==> flow/design.v <==
module ALU(
  input         clock,
                reset,
                io_flush_valid,
                io_FU_input_valid,
  input  [6:0]  io_FU_input_bits_decoded_instruction_PRD,
  input         io_FU_input_bits_decoded_instruction_RD_valid,
  input  [20:0] io_FU_input_bits_decoded_instruction_IMM,
  input  [2:0]  io_FU_input_bits_decoded_instruction_FUNCT3,
  input  [1:0]  io_FU_input_bits_decoded_instruction_packet_index,
  input  [5:0]  io_FU_input_bits_decoded_instruction_ROB_index,
  input  [3:0]  io_FU_input_bits_decoded_instruction_MOB_index,
  input  [4:0]  io_FU_input_bits_decoded_instruction_instructionType,
  input         io_FU_input_bits_decoded_instruction_needs_ALU,
                io_FU_input_bits_decoded_instruction_needs_branch_unit,
                io_FU_input_bits_decoded_instruction_SUBTRACT,
                io_FU_input_bits_decoded_instruction_MULTIPLY,
                io_FU_input_bits_decoded_instruction_FENCE,
                io_FU_input_bits_decoded_instruction_IS_IMM,
  input  [31:0] io_FU_input_bits_RS1_data,
                io_FU_input_bits_RS2_data,
                io_FU_input_bits_fetch_PC,
  output        io_FU_output_valid,
  output [6:0]  io_FU_output_bits_PRD,
  output [31:0] io_FU_output_bits_RD_data,
  output        io_FU_output_bits_RD_valid,
  output [31:0] io_FU_output_bits_fetch_PC,
  output [3:0]  io_FU_output_bits_MOB_index,
  output [5:0]  io_FU_output_bits_ROB_index,
  output [1:0]  io_FU_output_bits_fetch_packet_index
);
  wire [31:0] RS1_signed = io_FU_input_bits_RS1_data;
  wire [31:0] RS1_unsigned = io_FU_input_bits_RS1_data;
  wire [31:0] instruction_PC =
    io_FU_input_bits_fetch_PC
    + {28'h0, io_FU_input_bits_decoded_instruction_packet_index, 2'h0};
  reg  [31:0] arithmetic_result;
  wire [31:0] IMM_signed =
    {{19{io_FU_input_bits_decoded_instruction_IMM[12]}},
     io_FU_input_bits_decoded_instruction_IMM[12:0]};
  wire [31:0] operand2_unsigned =
    io_FU_input_bits_decoded_instruction_IS_IMM ? IMM_signed : io_FU_input_bits_RS2_data;
  wire [4:0]  shamt = operand2_unsigned[4:0];
  wire        _REMU_T = io_FU_input_bits_decoded_instruction_instructionType == 5'hC;
  wire        _SLTU_T_1 = io_FU_input_bits_decoded_instruction_instructionType == 5'h4;
  wire        _BEQ_T = io_FU_input_bits_decoded_instruction_FUNCT3 == 3'h0;
  wire        ADD =
    (_REMU_T | _SLTU_T_1) & _BEQ_T & ~io_FU_input_bits_decoded_instruction_MULTIPLY
    & ~io_FU_input_bits_decoded_instruction_SUBTRACT;
  wire        SUB =
    (_REMU_T | _SLTU_T_1) & _BEQ_T & ~io_FU_input_bits_decoded_instruction_MULTIPLY
    & io_FU_input_bits_decoded_instruction_SUBTRACT;
  wire        SLL =
    (_REMU_T | _SLTU_T_1) & io_FU_input_bits_decoded_instruction_FUNCT3 == 3'h1
    & ~io_FU_input_bits_decoded_instruction_MULTIPLY;
  wire        _BGE_T = io_FU_input_bits_decoded_instruction_FUNCT3 == 3'h5;
  wire        SRL =
    (_REMU_T | _SLTU_T_1) & _BGE_T & ~io_FU_input_bits_decoded_instruction_MULTIPLY
    & ~io_FU_input_bits_decoded_instruction_SUBTRACT;
  wire        SRA =
    (_REMU_T | _SLTU_T_1) & _BGE_T & ~io_FU_input_bits_decoded_instruction_MULTIPLY
    & io_FU_input_bits_decoded_instruction_SUBTRACT;
  wire        AUIPC =
    io_FU_input_bits_decoded_instruction_instructionType == 5'h5
    & ~io_FU_input_bits_decoded_instruction_MULTIPLY;
  wire        ALU_input_valid =
    io_FU_input_valid & io_FU_input_bits_decoded_instruction_needs_ALU;
  wire        branch_unit_input_valid =
    io_FU_input_valid & io_FU_input_bits_decoded_instruction_needs_branch_unit;
  wire        mult_unit_input_valid =
    io_FU_input_valid & io_FU_input_bits_decoded_instruction_MULTIPLY;
  reg         io_FU_output_valid_REG;
  wire [31:0] add_result = RS1_unsigned + operand2_unsigned;
  wire [31:0] sub_result = RS1_unsigned - operand2_unsigned;
  wire [31:0] _GEN = {27'h0, shamt};
  wire [31:0] sra_result = $signed($signed(RS1_signed) >>> _GEN);
  wire [62:0] _sll_result_T = {31'h0, RS1_unsigned} << shamt;
  reg  [31:0] io_FU_output_bits_fetch_PC_REG;
  reg  [1:0]  io_FU_output_bits_fetch_packet_index_REG;
  reg  [6:0]  io_FU_output_bits_PRD_REG;
  reg         io_FU_output_bits_RD_valid_REG;
  reg  [3:0]  io_FU_output_bits_MOB_index_REG;
  reg  [5:0]  io_FU_output_bits_ROB_index_REG;
  always @(posedge clock) begin
    if (reset)
      arithmetic_result <= 32'h0;
    else begin
      arithmetic_result <=
        ADD
          ? add_result
          : SUB
              ? sub_result
              : (_REMU_T | _SLTU_T_1)
                & io_FU_input_bits_decoded_instruction_FUNCT3 == 3'h4
                & ~io_FU_input_bits_decoded_instruction_MULTIPLY
                  ? RS1_unsigned ^ operand2_unsigned
                  : (_REMU_T | _SLTU_T_1)
                    & io_FU_input_bits_decoded_instruction_FUNCT3 == 3'h6
                    & ~io_FU_input_bits_decoded_instruction_MULTIPLY
                      ? RS1_unsigned | operand2_unsigned
                      : (_REMU_T | _SLTU_T_1)
                        & (&io_FU_input_bits_decoded_instruction_FUNCT3)
                        & ~io_FU_input_bits_decoded_instruction_MULTIPLY
                          ? RS1_unsigned & operand2_unsigned
                          : SLL
                              ? _sll_result_T[31:0]
                              : SRL
                                  ? RS1_unsigned >> _GEN
                                  : SRA
                                      ? sra_result
                                      : (_REMU_T | _SLTU_T_1)
                                        & io_FU_input_bits_decoded_instruction_FUNCT3 == 3'h2
                                        & ~io_FU_input_bits_decoded_instruction_MULTIPLY
                                          ? {31'h0,
                                             $signed(RS1_signed) < $signed(io_FU_input_bits_decoded_instruction_IS_IMM
                                                                             ? IMM_signed
                                                                             : io_FU_input_bits_RS2_data)}
                                          : (_REMU_T | _SLTU_T_1)
                                            & io_FU_input_bits_decoded_instruction_FUNCT3 == 3'h3
                                            & ~io_FU_input_bits_decoded_instruction_MULTIPLY
                                              ? {31'h0, RS1_unsigned < operand2_unsigned}
                                              : io_FU_input_bits_decoded_instruction_instructionType == 5'hD
                                                & ~io_FU_input_bits_decoded_instruction_MULTIPLY
                                                  ? {io_FU_input_bits_decoded_instruction_IMM[19:0],
                                                     12'h0}
                                                  : 32'h0;
    end
    io_FU_output_valid_REG <=
      ALU_input_valid & ~io_flush_valid | io_FU_input_bits_decoded_instruction_FENCE;
    io_FU_output_bits_fetch_PC_REG <= io_FU_input_bits_fetch_PC;
    io_FU_output_bits_fetch_packet_index_REG <=
      io_FU_input_bits_decoded_instruction_packet_index;
    io_FU_output_bits_PRD_REG <= io_FU_input_bits_decoded_instruction_PRD;
    io_FU_output_bits_RD_valid_REG <= io_FU_input_bits_decoded_instruction_RD_valid;
    io_FU_output_bits_MOB_index_REG <= io_FU_input_bits_decoded_instruction_MOB_index;
    io_FU_output_bits_ROB_index_REG <= io_FU_input_bits_decoded_instruction_ROB_index;
  end  
  assign io_FU_output_valid = io_FU_output_valid_REG & ~io_flush_valid;
  assign io_FU_output_bits_PRD = io_FU_output_bits_PRD_REG;
  assign io_FU_output_bits_RD_data = arithmetic_result;
  assign io_FU_output_bits_RD_valid = io_FU_output_bits_RD_valid_REG;
  assign io_FU_output_bits_fetch_PC = io_FU_output_bits_fetch_PC_REG;
  assign io_FU_output_bits_MOB_index = io_FU_output_bits_MOB_index_REG;
  assign io_FU_output_bits_ROB_index = io_FU_output_bits_ROB_index_REG;
  assign io_FU_output_bits_fetch_packet_index = io_FU_output_bits_fetch_packet_index_REG;
endmodule
# == Tool chain data of ALU ==
# The steps from the RTL of ALU to its reports follow in flow order.
# Lines are those of the file above, counted from 1.
# Operators: Yosys type, input widths -> output width; for muxes data width and select width s.
# Library cell names are shortened.
# A cell with -- has no value.
# inputs
top,ALU
clock,clock
cell_library,sky130hd
lib_corner,tt_025C_1v80

# == After elaboration ==
# Source: Yosys, flattened and elaborated, memories not mapped. Widths are those after wreduce; folded enables and synchronous resets count as part of the registers. Registers that Yosys merges into a memory's read port (data or address) are not register bits. Print and check cells do not count.
# bits
input_bits,155
register_bits,85
wordCells,70
# classes
compare,2
n_reduce_logical,2
n_logic,32
n_eq,9
shift,3
addsub,2
mux,12
# op_table
op,n
$mux 32,12
$lt 32x32->1,2
$add 32x32->32,1
$sub 32x32->32,1
$and 32x32->32,1
$or 32x32->32,1
$xor 32x32->32,1
$shl 32x5->32,1
$shr 32x5->32,1
$sshr 32x5->32,1
$and 1x1->1,24
$eq 5x4->1 const B,2
$eq 3x3->1 const B,3
$eq 3x2->1 const B,2
$eq 5x3->1 const B,1
$not 1->1,3
$eq 3x1->1 const B,1
$logic_not 3->1,1
$reduce_and 3->1,1
$or 1x1->1,2

# == Longest topological paths ==
# Depth = most cells in a row (Yosys ltp): at word level without a register or memory, in the mapped netlist without a sequential cell, where the memories' decode and read muxes count.
# logic_depth
depth_word,14
ABC_AREA,0
ltp_mapped,19
depth_no_buf,15

# == Synthesis result ==
# Yosys stat after the flow's synthesis: flattened, memories mapped to cells. It holds for the ABC_AREA given above (unset counts as 0); a run with the other value may have another netlist.
# mapped
buf_cells,108
yosys_area_um2,11125.7
mapped_cells,1513
ff_cells,85
# types
type,n,type_area_um2
dfxtp_1,85,1.7E+03
ha_1,97,1.21E+03
mux4_2,34,765.734
mux2i_1,75,750.72
a21oi_1,142,710.682
nand2_1,171,641.866
nor2_1,162,608.083
inv_1,92,345.331
o21ai_0,67,335.322
a211oi_1,40,300.288
clkbuf_1,59,221.462
a221oi_1,20,175.168
nand3_1,35,175.168
a31oi_1,27,168.912
xnor2_1,19,166.41
o211ai_1,22,165.158
buf_2,32,160.154
a21o_1,21,157.651
# Other cell types: 64; their cells: 313.

# == Timing after synthesis ==
# OpenSTA on the mapped netlist: ideal clock, no wires. The path of least setup slack (recovery checks aside). Input and output delay are each 20% of the period. Register names are those of the netlist, which keeps one name where synthesis merged equal registers.
# synth_path
path_kind,input-to-reg
from,input io_FU_input_bits_decoded_instruction_IS_IMM
to,register arithmetic_result[31]
period_ns,6.0
arrival_time_ns,4.952
launch_ns,1.200
slack_ns,0.961
path_buffers,5
stages,17
path_delay_ns,3.839
required_time_ns,5.913
synth_period_reached_ns,5.039
# "path_delay_ns" is the arrival time less input delay plus setup time.
# "stages" counts driving pins, that of a launching flip-flop among them; a cell with two outputs on the path counts twice.
# "synth_period_reached_ns" is the clock period less the worst setup slack; recovery checks do not enter. This is arithmetic on one report: input and output delays are still those of the set period (20% each).
# synth_between
cell_sequence,buf_6 -> buf_2 -> mux2i_1 -> clkbuf_1 -> clkbuf_1 -> ha_1 -> buf_2 -> o21ai_0 -> o21a_1 -> or4_1 -> a21oi_1 -> o221ai_1 -> a31oi_1 -> nor3b_1 -> o21ai_0 -> a41o_1 -> o31ai_1
# synth_lines
item,line,source
"start, declared",19,"io_FU_input_bits_decoded_instruction_IS_IMM,"
"end, assigned",86,arithmetic_result <= 32'h0;
"end, assigned",88,arithmetic_result <=
"end, declared",37,reg  [31:0] arithmetic_result;
# Chain of elaborated cells between the ends: none given.

# == Timing after layout ==
# Path of least setup slack in the final report of run 1 (OpenROAD, finished layout, wires in). Where an end is a register, its clock arrival counts in the times.
# layout_path
path_kind,input-to-reg
from,input io_FU_input_bits_decoded_instruction_IS_IMM
to,register arithmetic_result[31]
slack_ns,0.58
required_time_ns,6.25
launch_ns,1.20
period_ns,6.0
path_buffers,2
stages,14
arrival_time_ns,5.67
# layout_between
cell_sequence,clkdlybuf4s50_1 -> buf_12 -> and2_1 -> a21oi_1 -> ha_1 -> nand4_1 -> or4_1 -> a21oi_1 -> o221ai_1 -> a31oi_1 -> nor3b_1 -> o21ai_0 -> a41o_1 -> o31ai_1
# layout_lines
item,line,source
"start, declared",19,"io_FU_input_bits_decoded_instruction_IS_IMM,"
"end, assigned",86,arithmetic_result <= 32'h0;
"end, assigned",88,arithmetic_result <=
"end, declared",37,reg  [31:0] arithmetic_result;
# Chain of elaborated cells between the ends: none given.

# Stored flow runs of ALU (5 of them; Yosys, OpenROAD, sky130hd). They differ in their settings and are not a sequence. Constraints: input delay and output delay 20% of the set period each, output load 0.01 pF.
# "achievedPeriod_ns" means the clock period less the worst setup slack. The figure is calculated, with input and output delays left at 20% of the set period.
# "timing.worst_path_ns" means the part of the period allowed to the worst setup path (the constraints hold back 20% at inputs and 20% at outputs) less its slack; where the path has registers, the arrival times of their clocks count too.
# "final_power_w" rests on the timing tool's default activity at the inputs, not on a simulated workload.
# A setting shown as - is not set for that run.
# Among the results, - means that no value is shown for the run.
run,CAP_MARGIN,CORE_UTILIZATION,CTS_CLUSTER_SIZE,period_ns,CORE_MARGIN,SLEW_MARGIN,CORE_ASPECT_RATIO,CTS_CLUSTER_DIAMETER,GPL_ROUTABILITY_DRIVEN,GPL_TIMING_DRIVEN,MAX_ROUTING_LAYER,MIN_ROUTING_LAYER,PLACE_DENSITY_LB_ADDON,SETUP_SLACK_MARGIN,TNS_END_PERCENT,CELL_PAD_IN_SITES_GLOBAL_PLACEMENT,HOLD_SLACK_MARGIN,final_power_w,ws_setup_ns,hold_ws_ns,die_footprint_um2,tns_setup_ns,achievedPeriod_ns,util_pct,post_synth_area_um2,timing.worst_path_ns,path_kind
run 1,0,18,23,6.0,2,20,-,-,-,-,-,-,-,-,-,-,-,0.002393,0.582,1.274,63814.3,0.000,5.418,24.4,11125.7,4.22,input-to-reg
run 2,0,43,84,8.65,2,15,0.9,138,1,1,met4,met2,0.01,-0.07,35,-,-,-,-,-,-,-,-,-,-,-,-
run 3,20,40,-,6.0,2,20,-,-,-,-,-,-,-,-,-,-,-,0.002413,0.594,1.276,29164.1,0.000,5.406,52.4,11125.7,4.21,input-to-reg
run 4,20,37,84,7.71,2,15,-,-,0,0,-,met1,0.01,-0.07,35,-,-,0.001897,0.345,1.595,31472.5,0.000,7.365,48.2,11125.7,5.82,input-to-reg
run 5,25,56,57,6.0,2,40,-,103,1,0,-,met1,0.24,-,-,2,0.19,-,-,-,-,-,-,-,-,-,-
# Run 2: stopped before the end: routing reported GRT-0116
# Run 5: stopped before the end: placement reported FLW-0024
